==> flow/design.v <==
`timescale 1ns / 1ps
module qtwosComp(
    input [N-2:0] a,
    output [2*N-1:0] b
    );
	reg [2*N-1:0] data;
	reg [2*N-1:0] flip;
	reg [2*N-1:0] out;
	parameter Q = 15;
	parameter N = 32;
	assign b = out;
	always @*
	begin
		data <= a;		 
	end
	always @*
	begin
		flip <= ~a;
	end
	always @*
	begin
		out <= flip + 1;
	end
endmodule
`timescale 1ns / 1ps
module qmult(
    input [N-1:0] a,
    input [N-1:0] b,
    output [N-1:0] c
    );
	wire [2*N-1:0] a_ext;
	wire [2*N-1:0] b_ext;
	wire [2*N-1:0] r_ext;
	reg [2*N-1:0] a_mult;
	reg [2*N-1:0] b_mult;
	reg [2*N-1:0] result;
	reg [N-1:0] retVal;
	parameter Q = 8;
	parameter N = 20;
	qtwosComp #(Q,N) comp_a (a[N-2:0], a_ext);
	qtwosComp #(Q,N) comp_b (b[N-2:0], b_ext);
	qtwosComp #(Q,N) comp_r (result[N-2+Q:Q], r_ext);
	assign c = retVal;
	always @*
	begin
		if(a[N-1] == 1)
			a_mult <= a_ext;
		else
			a_mult <= a;
		if(b[N-1] == 1)
			b_mult <= b_ext;
		else
			b_mult <= b;		
	end 
	always @*
	begin
		result <= a_mult * b_mult;
	end
	always @*
	begin		
		if((a[N-1] == 1 && b[N-1] == 0) || (a[N-1] == 0 && b[N-1] == 1)) begin
			retVal[N-1] <= 1;
			retVal[N-2:0] <= r_ext[N-2:0];
		end
		else begin
			retVal[N-1] <= 0;
			retVal[N-2:0] <= result[N-2+Q:Q];
		end
	end
endmodule
`timescale 1ns / 1ps
module qadd(
    input [N-1:0] a,
    input [N-1:0] b,
    output reg [N-1:0] c
    );
	parameter Q = 15;
	parameter N = 28;
reg [N-1:0] res;
always @* begin
    if ( res[N-2:0] == 0 )
        c = 0;
    else
        c = res;
end
always @*
begin
	if(a[N-1] == 1 && b[N-1] == 1) begin
		res[N-1] = 1;
		res[N-2:0] = a[N-2:0] + b[N-2:0];
	end
	else if(a[N-1] == 0 && b[N-1] == 0) begin
		res[N-1] = 0;
		res[N-2:0] = a[N-2:0] + b[N-2:0];
	end
	else if(a[N-1] == 0 && b[N-1] == 1) begin
		if(a[N-2:0] > b[N-2:0]) begin
			res[N-1] = 0;
			res[N-2:0] = a[N-2:0] - b[N-2:0];
		end
		else begin
			res[N-1] = 1;
		    res[N-2:0] = b[N-2:0] - a[N-2:0];
        end
	end
	else begin
        if(a[N-2:0] > b[N-2:0]) begin
            res[N-1] = 1;
            res[N-2:0] = a[N-2:0] - b[N-2:0];
        end
        else begin
            res[N-1] = 0;
            res[N-2:0] = b[N-2:0] - a[N-2:0];
        end
    end
end
endmodule
`timescale 1ns / 1ps
module negar(
    in,
    neg_in
    );
input logic [N-1:0] in;
output logic [N-1:0] neg_in;
parameter Q = 15;
parameter N = 28;    
logic [N-1:0] aux;
always_comb begin
    if ( in[N-1] == 1) begin
        neg_in[N-1] = 0; 
        neg_in[N-2:0] = in[N-2:0];
    end
    else begin
        neg_in[N-1] = 1;
        neg_in[N-2:0] = in[N-2:0];
    end
end
endmodule
`timescale 1ns / 1ps
module qdiv(
	input [N-1:0] dividend,
	input [N-1:0] divisor,
	input rst,
	input start,
	input clk,
	output reg [N-1:0] quotient_out,
	output complete
	);
	parameter Q = 8;
	parameter N = 20;
	reg [N-1:0] quotient;
	reg [N-1:0] dividend_copy;
	reg [2*(N-1)-1:0] divider_copy;
	reg [5:0] bitn; 
	reg done;
	always @* begin
	   if (dividend[N-2:0] == 0 )
	       quotient_out = 0;
       else
           quotient_out = quotient;
	end
	assign complete = done;
	always @( posedge clk ) 
	begin
		if( rst )
			done <= 1'b1;
		else if( done && start ) begin
			done <= 1'b0;
			bitn <= N+Q-2;
			quotient <= 0;
			dividend_copy <= {1'b0,dividend[N-2:0]};
			divider_copy[2*(N-1)-1] <= 0;
			divider_copy[2*(N-1)-2:N-2] <= divisor[N-2:0];
			divider_copy[N-3:0] <= 0;
			if((dividend[N-1] == 1 && divisor[N-1] == 0) || (dividend[N-1] == 0 && divisor[N-1] == 1))
				quotient[N-1] <= 1;
			else
				quotient[N-1] <= 0;
		end 
		else if(!done) begin
			if(dividend_copy >= divider_copy) begin
				dividend_copy <= dividend_copy - divider_copy;
				quotient[bitn] <= 1'b1;
			end
			divider_copy <= divider_copy >> 1;
			if(bitn == 0)
				done <= 1'b1;
			bitn <= bitn - 1;	
		end
	end
endmodule
`timescale 1ns / 1ps
module bits2temp1(
    clk,
    rst,
    start,
    yk,
    done,
    yT
    );
input wire clk;
input wire rst;
input wire start;
input wire [11:0] yk;
output reg done;
output reg [N-1:0] yT;
parameter Q = 15;
parameter N = 28;
localparam V = 163840;   
localparam inv_res_V = 40662109;  
localparam gain = 9863168;  
localparam c = 32932;  
localparam b = 6619300;   
localparam betha = 8511169;  
localparam dos = 65536;  
localparam S_IDLE = 3'd0;
localparam S_D1S  = 3'd1;
localparam S_D1W  = 3'd2;
localparam S_D2S  = 3'd3;
localparam S_D2W  = 3'd4;
localparam S_D3S  = 3'd5;
localparam S_D3W  = 3'd6;
reg [2:0] state;
reg [N-1:0] bits;
reg [N-1:0] Vg;
reg [N-1:0] gain_Vg;
wire st1 = (state == S_D1S);
wire st2 = (state == S_D2S);
wire st3 = (state == S_D3S);
wire done1, done2, done3;
wire [N-1:0] q_Vg;
qdiv #(Q,N) div_Vg (bits, inv_res_V, rst, st1, clk, q_Vg, done1);
wire [N-1:0] q_gain_Vg;
qdiv #(Q,N) div1 (gain, Vg, rst, st2, clk, q_gain_Vg, done2);
wire [N-1:0] V_gain_Vg;
qmult #(Q,N) mult1 (V, gain_Vg, V_gain_Vg);
wire [N-1:0] neg_V_gain_Vg;
negar #(Q,N) neg2 (V_gain_Vg,neg_V_gain_Vg);
wire [N-1:0] den;
qadd #(Q,N) sum1 ( neg_V_gain_Vg, c, den);
wire [N-1:0] num;
negar #(Q,N) neg1 (b,num);
wire [N-1:0]  aux1;
qdiv #(Q,N) div2 (num, den, rst, st3, clk, aux1, done3);
wire [N-1:0] t_o;
qmult #(Q,N) mult2 (betha, aux1, t_o);
always @(posedge clk) begin
    done <= 1'b0;
    if (rst) begin
        state <= S_IDLE;
    end
    else begin
        case (state)
        S_IDLE: if (start) begin
                    bits <= {1'b0, (yk == 0) ? 12'd1 : yk, {Q{1'b0}}};
                    state <= S_D1S;
                end
        S_D1S:  state <= S_D1W;
        S_D1W:  if (done1) begin
                    Vg <= q_Vg;
                    state <= S_D2S;
                end
        S_D2S:  state <= S_D2W;
        S_D2W:  if (done2) begin
                    gain_Vg <= q_gain_Vg;
                    state <= S_D3S;
                end
        S_D3S:  state <= S_D3W;
        S_D3W:  if (done3) begin
                    yT <= t_o;
                    done <= 1'b1;
                    state <= S_IDLE;
                end
        default: state <= S_IDLE;
        endcase
    end
end
endmodule
`timescale 1ns / 1ps
module lowpass_filter(
    clk,
    rst,
    start,
    yT,
    yT_filt
    );
input logic clk;
input logic rst;
input logic start;
input logic [N-1:0] yT;
output logic [N-1:0] yT_filt;
parameter Q = 15; 
parameter N = 28;
localparam offset = 0;
localparam neg_a1 = 64567; 
localparam a2 = 31813;
localparam a3 = 0; 
localparam a4 = 0;
localparam a5 = 0; 
localparam b0 = 4;
localparam b1 = 7;
localparam b2 = 4;
localparam b3 = 0;
localparam b4 = 0;
localparam b5 = 0;
logic [N-1:0] a1; 
negar #(Q,N) neg0 (neg_a1,a1);
logic [N-1:0] y0; 
logic [N-1:0] y1; 
logic [N-1:0] y2; 
logic [N-1:0] y3;
logic [N-1:0] y4; 
logic [N-1:0] y5;
logic [N-1:0] u1;  
logic [N-1:0] u2;  
logic [N-1:0] u3;  
logic [N-1:0] u4;  
logic [N-1:0] u5; 
always_ff @(posedge clk) begin
    if (rst) begin
        y5 <= 0;
        y4 <= 0;
        y3 <= 0;
        y2 <= 0;
        y1 <= 0;
        y0 <= 0;
        u5 <= 0;
        u4 <= 0;
        u3 <= 0;
        u2 <= 0;
        u1 <= 0;
    end
    else if (start) begin
        y5 <= y4;
        y4 <= y3;
        y3 <= y2;
        y2 <= y1; 
        y1 <= y0;
        y0 <= yT;
        u5 <= u4; 
        u4 <= u3; 
        u3 <= u2;
        u2 <= u1;
        u1 <=  u0 + offset;
    end
end
logic [N-1:0] yb0; 
qmult #(Q,N) multb0 (b0, y0, yb0);
logic [N-1:0] yb1; 
qmult #(Q,N) multb1 (b1, y1, yb1);
logic [N-1:0] yb2; 
qmult #(Q,N) multb2 (b2, y2, yb2);
logic [N-1:0] yb3; 
qmult #(Q,N) multb3 (b3, y3, yb3);
logic [N-1:0] yb4; 
qmult #(Q,N) multb4 (b4, y4, yb4);
logic [N-1:0] yb5; 
qmult #(Q,N) multb5 (b5, y5, yb5);
logic [N-1:0] auxb0;  
qadd #(Q,N) sumb0 (yb0, yb1, auxb0);
logic [N-1:0] auxb1;  
qadd #(Q,N) sumb1 (yb2, yb3, auxb1);
logic [N-1:0] auxb2;  
qadd #(Q,N) sumb2 (yb4, yb5, auxb2);
logic [N-1:0] auxb3;  
qadd #(Q,N) sumb3 (auxb0, auxb1, auxb3);
logic [N-1:0] yb;  
qadd #(Q,N) sumb (auxb2, auxb3, yb);
logic [N-1:0] ua1; 
qmult #(Q,N) multa1 (a1, u1, ua1);
logic [N-1:0] ua2; 
qmult #(Q,N) multa2 (a2, u2, ua2);
logic [N-1:0] ua3; 
qmult #(Q,N) multa3 (a3, u3, ua3);
logic [N-1:0] ua4; 
qmult #(Q,N) multa4 (a4, u4, ua4);
logic [N-1:0] ua5; 
qmult #(Q,N) multa5 (a5, u5, ua5);
logic [N-1:0] auxa1;  
qadd #(Q,N) suma1 (ua1, ua2, auxa1);
logic [N-1:0] auxa2;  
qadd #(Q,N) suma2 (ua3, ua4, auxa2);
logic [N-1:0] auxa3;  
qadd #(Q,N) suma3 (auxa1, auxa2, auxa3);
logic [N-1:0] ua;  
qadd #(Q,N) suma (auxa3, ua5, ua);
logic [N-1:0] ya; 
negar #(Q,N) nega (ua,ya);
logic [N-1:0] u0;  
qadd #(Q,N) sum_ab (yb, ya, u0);
always_ff @(posedge clk) begin
    yT_filt <= u0; 
end
endmodule
`timescale 1ns / 1ps
module pt100_temp (
    input  wire        clk,
    input  wire        rst,
    input  wire        in_valid,
    output wire        in_ready,
    input  wire [11:0] yk,
    output wire        out_valid,
    output wire [27:0] temp,
    output wire [27:0] temp_filt,
    output wire        alarm
    );
parameter Q = 15;
parameter N = 28;
localparam HT = 2457600;  
localparam T_IDLE = 2'd0;
localparam T_CONV = 2'd1;
localparam T_FILT = 2'd2;
localparam T_OUT  = 2'd3;
reg [1:0] tstate;
reg alarm_r;
wire conv_done;
wire [N-1:0] yT;
assign in_ready  = (tstate == T_IDLE);
assign out_valid = (tstate == T_OUT);
assign temp      = yT;
assign alarm     = alarm_r;
wire accept = in_valid && in_ready;
bits2temp1 #(Q,N) conv (
    .clk(clk), .rst(rst), .start(accept), .yk(yk), .done(conv_done), .yT(yT));
lowpass_filter #(Q,N) filt (
    .clk(clk), .rst(rst), .start(conv_done), .yT(yT), .yT_filt(temp_filt));
always @(posedge clk) begin
    if (conv_done)
        alarm_r <= (yT > HT);
end
always @(posedge clk) begin
    if (rst)
        tstate <= T_IDLE;
    else begin
        case (tstate)
        T_IDLE: if (accept) tstate <= T_CONV;
        T_CONV: if (conv_done) tstate <= T_FILT;
        T_FILT: tstate <= T_OUT;
        T_OUT:  tstate <= T_IDLE;
        endcase
    end
end
endmodule
Wiki page: pt100_temp / tool data

# From RTL to reports: pt100_temp

Each step is given for the RTL above and for the edited RTL.
Lines under "unedited" count in the file above, lines under "edited" in the edited file.
"change": "edited" minus "unedited" as printed here. "relative change": 100 x difference / "unedited".
Operators: Yosys type, input widths -> output width; for muxes data width and select width s.
Not given: -

Top: pt100_temp
Clock: clk
Library: sky130hd
Corner: tt_025C_1v80

# The edit

Unified diff, file above to edited file.
The edited RTL no longer does the same as the RTL above: the edit was made by script, with no optimisation intended.

```diff
@@ -389,7 +389,5 @@
 logic [N-1:0] u0;  
 qadd #(Q,N) sum_ab (yb, ya, u0);
-always_ff @(posedge clk) begin
-    yT_filt <= u0; 
-end
+always_comb yT_filt = u0;
 endmodule
 `timescale 1ns / 1ps
```

# Word level

Source: Yosys, flattened and elaborated, memories not mapped. Widths are those after wreduce. Registers that Yosys merges into a memory's read port (data or address) are not register bits. Print and check cells do not count. Equal cells are merged and count once.

Cells by class:

| item                             | unedited | edited | change | relative change (%) |
| magnitude comparators            | 13       | 13     | 0      | 0.00 |
| multiplexer cells                | 163      | 163    | 0      | 0.00 |
| bitwise operators                | 43       | 43     | 0      | 0.00 |
| shift operators                  | 3        | 3      | 0      | 0.00 |
| equality and inequality tests    | 18       | 18     | 0      | 0.00 |
| multiply operators               | 5        | 5      | 0      | 0.00 |
| add/sub/neg operators            | 46       | 46     | 0      | 0.00 |
| reductions and logical operators | 69       | 69     | 0      | 0.00 |

Operator list:

| cell                  | unedited | edited | change | relative change (%) |
| $mux 1                | 66       | 66     | 0      | 0.00 |
| $mux 27               | 42       | 42     | 0      | 0.00 |
| $logic_and 1x1->1     | 34       | 34     | 0      | 0.00 |
| $mux 28               | 33       | 33     | 0      | 0.00 |
| $not 1->1             | 20       | 20     | 0      | 0.00 |
| $logic_not 27->1      | 12       | 12     | 0      | 0.00 |
| $sub 27x27->27        | 12       | 12     | 0      | 0.00 |
| $reduce_and 3->1      | 8        | 8      | 0      | 0.00 |
| $add 27x1->27 const B | 7        | 7      | 0      | 0.00 |
| $not 27->27           | 7        | 7      | 0      | 0.00 |
| $add 27x27->27        | 6        | 6      | 0      | 0.00 |
| $gt 27x27->1          | 6        | 6      | 0      | 0.00 |
| $add 56x1->56 const B | 5        | 5      | 0      | 0.00 |
| $mux 56               | 5        | 5      | 0      | 0.00 |
| $ne 2x2->1 const B    | 5        | 5      | 0      | 0.00 |
| $not 27->56           | 5        | 5      | 0      | 0.00 |
| $mux 26               | 4        | 4      | 0      | 0.00 |
| $mux 3                | 4        | 4      | 0      | 0.00 |
| $ne 2x1->1 const B    | 4        | 4      | 0      | 0.00 |
| $and 28x28->28        | 3        | 3      | 0      | 0.00 |
| $eq 3x3->1 const B    | 3        | 3      | 0      | 0.00 |
| $logic_not 6->1       | 3        | 3      | 0      | 0.00 |
| $mux 6                | 3        | 3      | 0      | 0.00 |
| $neg 6->7             | 3        | 3      | 0      | 0.00 |
| $not 28->28           | 3        | 3      | 0      | 0.00 |
| $or 28x28->28         | 3        | 3      | 0      | 0.00 |
| $reduce_and 2->1      | 3        | 3      | 0      | 0.00 |
| $reduce_bool 2->1     | 3        | 3      | 0      | 0.00 |

The list need not be complete.

Word-level totals:

| item                       | unedited | edited | change | relative change (%) |
| cells after elaboration    | 402      | 401    | -1     | -0.25 |
| register bits              | 786      | 758    | -28    | -3.56 |
| output and inout port bits | 59       | 59     | 0      | 0.00 |

# Longest topological paths

Depth = most cells in a row (Yosys ltp): at word level without a register or memory, in the mapped netlist without a sequential cell, where the memories' decode and read muxes count.

Depth:

| item                          | unedited | edited | change | relative change (%) |
| depth in word-level cells     | 35       | 35     | 0      | 0.00 |
| ABC_AREA                      | 0        | 0      | -      | - |
| gate-level depth with buffers | 89       | 89     | 0      | 0.00 |
| gate-level depth less buffers | 82       | 83     | +1     | +1.22 |

# After synthesis

Yosys stat after the flow's synthesis: flattened, memories mapped to cells. It holds for the ABC_AREA given above (unset counts as 0); a run with the other value may have another netlist.

Mapped netlist:

| item                            | unedited | edited  | change  | relative change (%) |
| cell count                      | 9671     | 9516    | -155    | -1.60 |
| buffer cells                    | 356      | 331     | -25     | -7.02 |
| flip-flops                      | 628      | 600     | -28     | -4.46 |
| cell area after synthesis (µm²) | 83458.8  | 82067.5 | -1391.3 | -1.67 |

Cell types:

| cell                       | unedited | edited | change | relative change (%) |
| sky130_fd_sc_hd__nor2_1    | 893      | 947    | +54    | +6.05 |
| sky130_fd_sc_hd__a21oi_1   | 605      | 572    | -33    | -5.45 |
| sky130_fd_sc_hd__dfxtp_1   | 187      | 159    | -28    | -14.97 |
| sky130_fd_sc_hd__o21a_1    | 81       | 53     | -28    | -34.57 |
| sky130_fd_sc_hd__clkbuf_1  | 288      | 264    | -24    | -8.33 |
| sky130_fd_sc_hd__nand3_1   | 134      | 112    | -22    | -16.42 |
| sky130_fd_sc_hd__o31ai_1   | 94       | 79     | -15    | -15.96 |
| sky130_fd_sc_hd__a22o_1    | 17       | 3      | -14    | -82.35 |
| sky130_fd_sc_hd__nand2_1   | 565      | 552    | -13    | -2.30 |
| sky130_fd_sc_hd__a2111oi_0 | 22       | 9      | -13    | -59.09 |
| sky130_fd_sc_hd__mux2i_1   | 233      | 221    | -12    | -5.15 |
| sky130_fd_sc_hd__inv_1     | 1422     | 1433   | +11    | +0.77 |
| sky130_fd_sc_hd__nand2b_1  | 119      | 108    | -11    | -9.24 |
| sky130_fd_sc_hd__nor2b_1   | 84       | 95     | +11    | +13.10 |
| sky130_fd_sc_hd__o21bai_1  | 89       | 79     | -10    | -11.24 |
| sky130_fd_sc_hd__nor4_1    | 85       | 95     | +10    | +11.76 |
| sky130_fd_sc_hd__nor3b_1   | 28       | 18     | -10    | -35.71 |
| sky130_fd_sc_hd__or3_1     | 101      | 92     | -9     | -8.91 |

The list need not be complete.
By module: a second synthesis without flattening, with its own total; a netlist apart from the flattened one above.

Unflattened totals:

| item                                          | unedited | edited   | change  | relative change (%) |
| cell total of the unflattened synthesis       | 58220    | 58387    | +167    | +0.29 |
| area total of the unflattened synthesis (µm²) | 483830.3 | 481350.4 | -2479.9 | -0.51 |

Each row is one instance without its submodules.

By module, unedited:

| module         | times used | area (µm²) | seq. area (µm²) | cells |
| qmult          | 13         | 28000.6    | 0.0             | 3278 |
| qadd           | 11         | 4982.3     | 0.0             | 725 |
| qtwosComp      | 39         | 739.5      | 0.0             | 107 |
| qdiv           | 3          | 6851.6     | 3473.3          | 717 |
| lowpass_filter | 1          | 11309.6    | 6726.5          | 1022 |
| bits2temp1     | 1          | 3223.1     | 3042.9          | 144 |
| negar          | 4          | 206.4      | 0.0             | 28 |
| pt100_temp     | 1          | 265.3      | 110.1           | 29 |

By module, edited:

| module         | times used | area (µm²) | seq. area (µm²) | cells |
| qmult          | 13         | 27853.0    | 0.0             | 3293 |
| qadd           | 11         | 4982.3     | 0.0             | 725 |
| qtwosComp      | 39         | 739.5      | 0.0             | 107 |
| qdiv           | 3          | 6851.6     | 3473.3          | 717 |
| lowpass_filter | 1          | 10749.1    | 6165.9          | 994 |
| bits2temp1     | 1          | 3223.1     | 3042.9          | 144 |
| negar          | 4          | 206.4      | 0.0             | 28 |
| pt100_temp     | 1          | 265.3      | 110.1           | 29 |

# Worst setup path after synthesis

OpenSTA on the mapped netlist: ideal clock, no wires. The path of least setup slack (recovery checks aside). Input and output delay are each 20% of the period. Register names are those of the netlist, which keeps one name where synthesis merged equal registers.

Path after synthesis:

| item                          | unedited             | edited             | change | relative change (%) |
| kind                          | register -> register | register -> output | -      | - |
| start point                   | reg filt.u2[27]      | reg filt.u2[27]    | -      | - |
| end point                     | reg filt.u1[27]      | out temp_filt[27]  | -      | - |
| path delay (ns)               | 18.676               | 17.950             | -0.726 | -3.89 |
| required time (ns)            | 23.884               | 19.200             | -4.684 | -19.61 |
| stages                        | 78                   | 82                 | +4     | +5.13 |
| clock period (ns)             | 24.0                 | 24.0               | 0.0    | 0.00 |
| buffers on the path           | 9                    | 9                  | 0      | 0.00 |
| external output delay (ns)    | -                    | 4.800              | -      | - |
| setup time (ns)               | 0.116                | -                  | -      | - |
| path slack (ns)               | 5.323                | 1.250              | -4.073 | - |
| arrival (ns)                  | 18.560               | 17.950             | -0.610 | -3.29 |
| synthesis period reached (ns) | 18.677               | 22.75              | +4.073 | +21.81 |

"path delay" is the arrival time less input delay plus setup time.
A path that ends at an output port has no setup time.
"stages" counts driving pins, that of a launching flip-flop among them; a cell with two outputs on the path counts twice.
"synthesis period reached" is the clock period less the worst setup slack; recovery checks do not enter. This is arithmetic on one report: input and output delays are still those of the set period (20% each).
The rows between start and end are the longest chain of elaborated cells between them; the timing report does not say that the signal goes this way. Where chains are equally long, one stands for them.
A line is the first line of the expression or statement that the cell stems from. Yosys adds cells for indexed reads and writes and turns some case tables into memories.

Between the ends, after synthesis, unedited:
Cells stage by stage: sky130_fd_sc_hd__dfxtp_1 sky130_fd_sc_hd__clkbuf_1 sky130_fd_sc_hd__clkbuf_1 sky130_fd_sc_hd__clkbuf_1 sky130_fd_sc_hd__buf_1 sky130_fd_sc_hd__nand2_1 sky130_fd_sc_hd__o21ai_0 sky130_fd_sc_hd__fa_1 sky130_fd_sc_hd__fa_1 sky130_fd_sc_hd__inv_1 sky130_fd_sc_hd__fa_1 sky130_fd_sc_hd__inv_1 sky130_fd_sc_hd__fa_1 sky130_fd_sc_hd__fa_1 sky130_fd_sc_hd__inv_1 sky130_fd_sc_hd__fa_1 sky130_fd_sc_hd__inv_1 sky130_fd_sc_hd__ha_1 [42 not listed] sky130_fd_sc_hd__o21ai_0 sky130_fd_sc_hd__a21oi_1 sky130_fd_sc_hd__o21ai_0 sky130_fd_sc_hd__a211oi_1 sky130_fd_sc_hd__o21ai_0 sky130_fd_sc_hd__a221o_1 sky130_fd_sc_hd__a211o_1 sky130_fd_sc_hd__o21ai_0 sky130_fd_sc_hd__clkbuf_1 sky130_fd_sc_hd__clkbuf_1 sky130_fd_sc_hd__mux2i_1 sky130_fd_sc_hd__xor2_1 sky130_fd_sc_hd__nand3_1 sky130_fd_sc_hd__nor4_1 sky130_fd_sc_hd__nand4_1 sky130_fd_sc_hd__a22oi_1 sky130_fd_sc_hd__nand4_1 sky130_fd_sc_hd__a41o_1
Cells in the longest elaborated chain: 33

Ends and longest elaborated chain, after synthesis, unedited:

| item             | RTL line | text |
| from (decl)      | 315      | `logic [N-1:0] u2;` |
| from (assign)    | 330      | `u2 <= 0;` |
| from (assign)    | 343      | `u2 <= u1;` |
| $mux 56          | 50       | `if(b[N-1] == 1)` |
| $mul 15x56->42   | 57       | `result <= a_mult * b_mult;` |
| $not 27->27      | 18       | `flip <= ~a;` |
| $add 27x1->27    | 22       | `out <= flip + 1;` |
| $mux 27          | 61       | `if((a[N-1] == 1 && b[N-1] == 0) \|\| (a[N-1] == 0 && b[N-1] == 1)) begin` |
| $sub 27x27->27   | 103      | `res[N-2:0] = b[N-2:0] - a[N-2:0];` |
| $mux 27          | 97       | `if(a[N-2:0] > b[N-2:0]) begin` |
| [19 not listed]  | -        |  |
| $sub 27x27->27   | 103      |  |
| $mux 27          | 97       |  |
| $mux 28          | 96       | `else if(a[N-1] == 0 && b[N-1] == 1) begin` |
| $mux 27          | 92       | `else if(a[N-1] == 0 && b[N-1] == 0) begin` |
| $mux 27          | 88       | `if(a[N-1] == 1 && b[N-1] == 1) begin` |
| $logic_not 27->1 | 81       | `if ( res[N-2:0] == 0 )` |
| $mux 28          | 81       |  |
| to (assign)      | 331      | `u1 <= 0;` |
| to (assign)      | 344      | `u1 <=  u0 + offset;` |
| to (decl)        | 314      | `logic [N-1:0] u1;` |

Between the ends, after synthesis, edited:
Cells stage by stage: sky130_fd_sc_hd__dfxtp_1 sky130_fd_sc_hd__clkbuf_1 sky130_fd_sc_hd__clkbuf_1 sky130_fd_sc_hd__clkbuf_1 sky130_fd_sc_hd__clkbuf_1 sky130_fd_sc_hd__nand2_1 sky130_fd_sc_hd__o21ai_0 sky130_fd_sc_hd__fa_1 sky130_fd_sc_hd__fa_1 sky130_fd_sc_hd__inv_1 sky130_fd_sc_hd__fa_1 sky130_fd_sc_hd__inv_1 sky130_fd_sc_hd__fa_1 sky130_fd_sc_hd__fa_1 sky130_fd_sc_hd__inv_1 sky130_fd_sc_hd__fa_1 sky130_fd_sc_hd__inv_1 sky130_fd_sc_hd__ha_1 [46 not listed] sky130_fd_sc_hd__nor3_1 sky130_fd_sc_hd__nor3_1 sky130_fd_sc_hd__a211oi_1 sky130_fd_sc_hd__a21oi_1 sky130_fd_sc_hd__a211o_1 sky130_fd_sc_hd__a21oi_1 sky130_fd_sc_hd__clkbuf_1 sky130_fd_sc_hd__buf_1 sky130_fd_sc_hd__o21ai_0 sky130_fd_sc_hd__nand2_1 sky130_fd_sc_hd__xnor2_1 sky130_fd_sc_hd__nand4_1 sky130_fd_sc_hd__nor3_1 sky130_fd_sc_hd__nand2_1 sky130_fd_sc_hd__nor4_1 sky130_fd_sc_hd__o2111ai_1 sky130_fd_sc_hd__nor4_2 sky130_fd_sc_hd__nor2_1
Cells in the longest elaborated chain: 33

Ends and longest elaborated chain, after synthesis, edited:

| item             | RTL line | text |
| from (decl)      | 315      | `logic [N-1:0] u2;` |
| from (assign)    | 330      | `u2 <= 0;` |
| from (assign)    | 343      | `u2 <= u1;` |
| $mux 56          | 50       | `if(b[N-1] == 1)` |
| $mul 15x56->42   | 57       | `result <= a_mult * b_mult;` |
| $not 27->27      | 18       | `flip <= ~a;` |
| $add 27x1->27    | 22       | `out <= flip + 1;` |
| $mux 27          | 61       | `if((a[N-1] == 1 && b[N-1] == 0) \|\| (a[N-1] == 0 && b[N-1] == 1)) begin` |
| $sub 27x27->27   | 103      | `res[N-2:0] = b[N-2:0] - a[N-2:0];` |
| $mux 27          | 97       | `if(a[N-2:0] > b[N-2:0]) begin` |
| [19 not listed]  | -        |  |
| $sub 27x27->27   | 103      |  |
| $mux 27          | 97       |  |
| $mux 28          | 96       | `else if(a[N-1] == 0 && b[N-1] == 1) begin` |
| $mux 27          | 92       | `else if(a[N-1] == 0 && b[N-1] == 0) begin` |
| $mux 27          | 88       | `if(a[N-1] == 1 && b[N-1] == 1) begin` |
| $logic_not 27->1 | 81       | `if ( res[N-2:0] == 0 )` |
| $mux 28          | 81       |  |
| to (decl)        | 402      | `output wire [27:0] temp_filt,` |

# Path in the finished layout

From the final timing report of each run of set A: the path of least setup slack in the routed layout; clock arrival at registers is part of the times.

Path after layout:

| item                       | unedited             | edited             | change | relative change (%) |
| kind                       | register -> register | register -> output | -      | - |
| start point                | reg filt.u1[0]       | reg filt.u1[2]     | -      | - |
| end point                  | reg filt.u1[27]      | out temp_filt[27]  | -      | - |
| stages                     | 81                   | 81                 | 0      | 0.00 |
| path slack (ns)            | 2.43                 | 0.86               | -1.57  | - |
| arrival (ns)               | 22.15                | 18.34              | -3.81  | -17.20 |
| setup time (ns)            | 0.11                 | -                  | -      | - |
| buffers on the path        | 1                    | 7                  | +6     | +600.00 |
| clock period (ns)          | 24.0                 | 24.0               | 0.0    | 0.00 |
| required time (ns)         | 24.58                | 19.20              | -5.38  | -21.89 |
| external output delay (ns) | -                    | 4.80               | -      | - |

The rows between start and end are the longest chain of elaborated cells between them; the timing report does not say that the signal goes this way. Where chains are equally long, one stands for them.

Between the ends, after layout, unedited:
Cells stage by stage: sky130_fd_sc_hd__dfxtp_1 sky130_fd_sc_hd__inv_1 sky130_fd_sc_hd__ha_1 sky130_fd_sc_hd__nand2_1 sky130_fd_sc_hd__or3_1 sky130_fd_sc_hd__or3_1 sky130_fd_sc_hd__or3_1 sky130_fd_sc_hd__or2_2 sky130_fd_sc_hd__nand2b_1 sky130_fd_sc_hd__or2_2 sky130_fd_sc_hd__o21ai_0 sky130_fd_sc_hd__xnor2_1 sky130_fd_sc_hd__ha_1 sky130_fd_sc_hd__inv_1 sky130_fd_sc_hd__fa_1 sky130_fd_sc_hd__inv_1 sky130_fd_sc_hd__fa_1 sky130_fd_sc_hd__fa_1 [45 not listed] sky130_fd_sc_hd__o21ai_0 sky130_fd_sc_hd__a21oi_1 sky130_fd_sc_hd__o21ai_0 sky130_fd_sc_hd__a211oi_1 sky130_fd_sc_hd__o21ai_0 sky130_fd_sc_hd__a221o_1 sky130_fd_sc_hd__a211o_1 sky130_fd_sc_hd__o21ai_4 sky130_fd_sc_hd__buf_4 sky130_fd_sc_hd__nor2_1 sky130_fd_sc_hd__a31o_2 sky130_fd_sc_hd__xor2_1 sky130_fd_sc_hd__nand4_1 sky130_fd_sc_hd__nor4_1 sky130_fd_sc_hd__nand4_1 sky130_fd_sc_hd__a22oi_1 sky130_fd_sc_hd__nand4_1 sky130_fd_sc_hd__a41o_1
Cells in the longest elaborated chain: 35

Ends and longest elaborated chain, after layout, unedited:

| item             | RTL line | text |
| from (decl)      | 314      | `logic [N-1:0] u1;` |
| from (assign)    | 331      | `u1 <= 0;` |
| from (assign)    | 344      | `u1 <=  u0 + offset;` |
| $not 27->56      | 18       | `flip <= ~a;` |
| $add 56x1->56    | 22       | `out <= flip + 1;` |
| $mux 56          | 50       | `if(b[N-1] == 1)` |
| $mul 17x56->42   | 57       | `result <= a_mult * b_mult;` |
| $not 27->27      | 18       |  |
| $add 27x1->27    | 22       |  |
| $mux 27          | 61       | `if((a[N-1] == 1 && b[N-1] == 0) \|\| (a[N-1] == 0 && b[N-1] == 1)) begin` |
| [21 not listed]  | -        |  |
| $sub 27x27->27   | 103      | `res[N-2:0] = b[N-2:0] - a[N-2:0];` |
| $mux 27          | 97       | `if(a[N-2:0] > b[N-2:0]) begin` |
| $mux 28          | 96       | `else if(a[N-1] == 0 && b[N-1] == 1) begin` |
| $mux 27          | 92       | `else if(a[N-1] == 0 && b[N-1] == 0) begin` |
| $mux 27          | 88       | `if(a[N-1] == 1 && b[N-1] == 1) begin` |
| $logic_not 27->1 | 81       | `if ( res[N-2:0] == 0 )` |
| $mux 28          | 81       |  |
| to (assign)      | 331      |  |
| to (assign)      | 344      |  |
| to (decl)        | 314      |  |

Between the ends, after layout, edited:
Cells stage by stage: sky130_fd_sc_hd__dfxtp_1 sky130_fd_sc_hd__nor4_4 sky130_fd_sc_hd__nand2_1 sky130_fd_sc_hd__nor2_4 sky130_fd_sc_hd__nand2_1 sky130_fd_sc_hd__o21ai_0 sky130_fd_sc_hd__xor2_1 sky130_fd_sc_hd__inv_2 sky130_fd_sc_hd__ha_1 sky130_fd_sc_hd__fa_1 sky130_fd_sc_hd__inv_1 sky130_fd_sc_hd__fa_1 sky130_fd_sc_hd__fa_1 sky130_fd_sc_hd__inv_1 sky130_fd_sc_hd__fa_1 sky130_fd_sc_hd__fa_1 sky130_fd_sc_hd__ha_2 sky130_fd_sc_hd__a21o_1 [45 not listed] sky130_fd_sc_hd__o21bai_1 sky130_fd_sc_hd__a21oi_2 sky130_fd_sc_hd__o41a_1 sky130_fd_sc_hd__a2111o_1 sky130_fd_sc_hd__o221ai_1 sky130_fd_sc_hd__o41ai_2 sky130_fd_sc_hd__buf_4 sky130_fd_sc_hd__o41ai_4 sky130_fd_sc_hd__o31a_1 sky130_fd_sc_hd__o21bai_1 sky130_fd_sc_hd__a21o_1 sky130_fd_sc_hd__or2_2 sky130_fd_sc_hd__a211oi_1 sky130_fd_sc_hd__nor2_1 sky130_fd_sc_hd__nand4_1 sky130_fd_sc_hd__nor4_2 sky130_fd_sc_hd__nor2_1 sky130_fd_sc_hd__clkbuf_2
Cells in the longest elaborated chain: 35

Ends and longest elaborated chain, after layout, edited:

| item             | RTL line | text |
| from (decl)      | 314      | `logic [N-1:0] u1;` |
| from (assign)    | 331      | `u1 <= 0;` |
| from (assign)    | 344      | `u1 <=  u0 + offset;` |
| $not 27->56      | 18       | `flip <= ~a;` |
| $add 56x1->56    | 22       | `out <= flip + 1;` |
| $mux 56          | 50       | `if(b[N-1] == 1)` |
| $mul 17x56->42   | 57       | `result <= a_mult * b_mult;` |
| $not 27->27      | 18       |  |
| $add 27x1->27    | 22       |  |
| $mux 27          | 61       | `if((a[N-1] == 1 && b[N-1] == 0) \|\| (a[N-1] == 0 && b[N-1] == 1)) begin` |
| [21 not listed]  | -        |  |
| $sub 27x27->27   | 103      | `res[N-2:0] = b[N-2:0] - a[N-2:0];` |
| $mux 27          | 97       | `if(a[N-2:0] > b[N-2:0]) begin` |
| $mux 28          | 96       | `else if(a[N-1] == 0 && b[N-1] == 1) begin` |
| $mux 27          | 92       | `else if(a[N-1] == 0 && b[N-1] == 0) begin` |
| $mux 27          | 88       | `if(a[N-1] == 1 && b[N-1] == 1) begin` |
| $logic_not 27->1 | 81       | `if ( res[N-2:0] == 0 )` |
| $mux 28          | 81       |  |
| to (decl)        | 402      | `output wire [27:0] temp_filt,` |

# Flow runs

Runs of the flow (Yosys, OpenROAD) on both versions; the two runs of a pair have the same settings. The constraints put input and output delay at 20% of the set period each and load the outputs with 0.01 pF.

Flow settings, set A:
CORE_UTILIZATION: 40
PLACE_DENSITY: 0.6
period_ns: 24.0
CAP_MARGIN: 20
CORE_MARGIN: 2
SLEW_MARGIN: 20

Results, set A:

| item                                  | unedited | edited   | change    | relative change (%) |
| power (W)                             | 0.002641 | 0.002569 | -0.000072 | -2.73 |
| setup slack of the critical path (ns) | 2.429    | 0.858    | -1.571    | - |
| total negative slack (ns)             | 0.000    | 0.000    | 0.000     | - |
| die area (µm²)                        | 212318.0 | 208808.0 | -3510.0   | -1.65 |
| final utilization (%)                 | 43.4     | 44.6     | +1.2      | - |
| netlist area reported by Yosys (µm²)  | 83458.8  | 82067.5  | -1391.3   | -1.67 |
| standard-cell area after layout (µm²) | 89933.8  | 91099.9  | +1166.1   | +1.30 |
| worst hold slack after layout (ns)    | 0.440    | 0.428    | -0.012    | - |
| achieved period (ns)                  | 21.571   | 23.142   | +1.571    | +7.28 |

Flow settings, set B:
CORE_MARGIN: 7
CORE_UTILIZATION: 15
CTS_CLUSTER_DIAMETER: 170
GPL_ROUTABILITY_DRIVEN: 1
MIN_ROUTING_LAYER: met1
SETUP_SLACK_MARGIN: 0.26
SLEW_MARGIN: 35
period_ns: 14.7
CAP_MARGIN: 20

Results, set B:

| item                                  | unedited | edited   | change    | relative change (%) |
| power (W)                             | 0.004378 | 0.004046 | -0.000332 | -7.58 |
| setup slack of the critical path (ns) | -2.520   | -5.504   | -2.984    | - |
| total negative slack (ns)             | -106.418 | -174.672 | -68.254   | - |
| die area (µm²)                        | 577471.0 | 568026.0 | -9445.0   | -1.64 |
| final utilization (%)                 | 20.3     | 20.9     | +0.6      | - |
| netlist area reported by Yosys (µm²)  | 83458.8  | 82067.5  | -1391.3   | -1.67 |
| standard-cell area after layout (µm²) | 112460.0 | 113948.0 | +1488.0   | +1.32 |
| worst hold slack after layout (ns)    | 0.447    | 0.450    | +0.003    | - |
| achieved period (ns)                  | 17.220   | 20.204   | +2.984    | +17.33 |

"achieved period": clock period set for the run, less the worst setup slack. It is reckoned from that one timing run; input and output delays stay at 20% of the period that was set.
By "power" is meant OpenSTA's value without simulated activity: inputs other than the clock are taken to toggle once in ten clock periods, and the tool carries that through the logic.
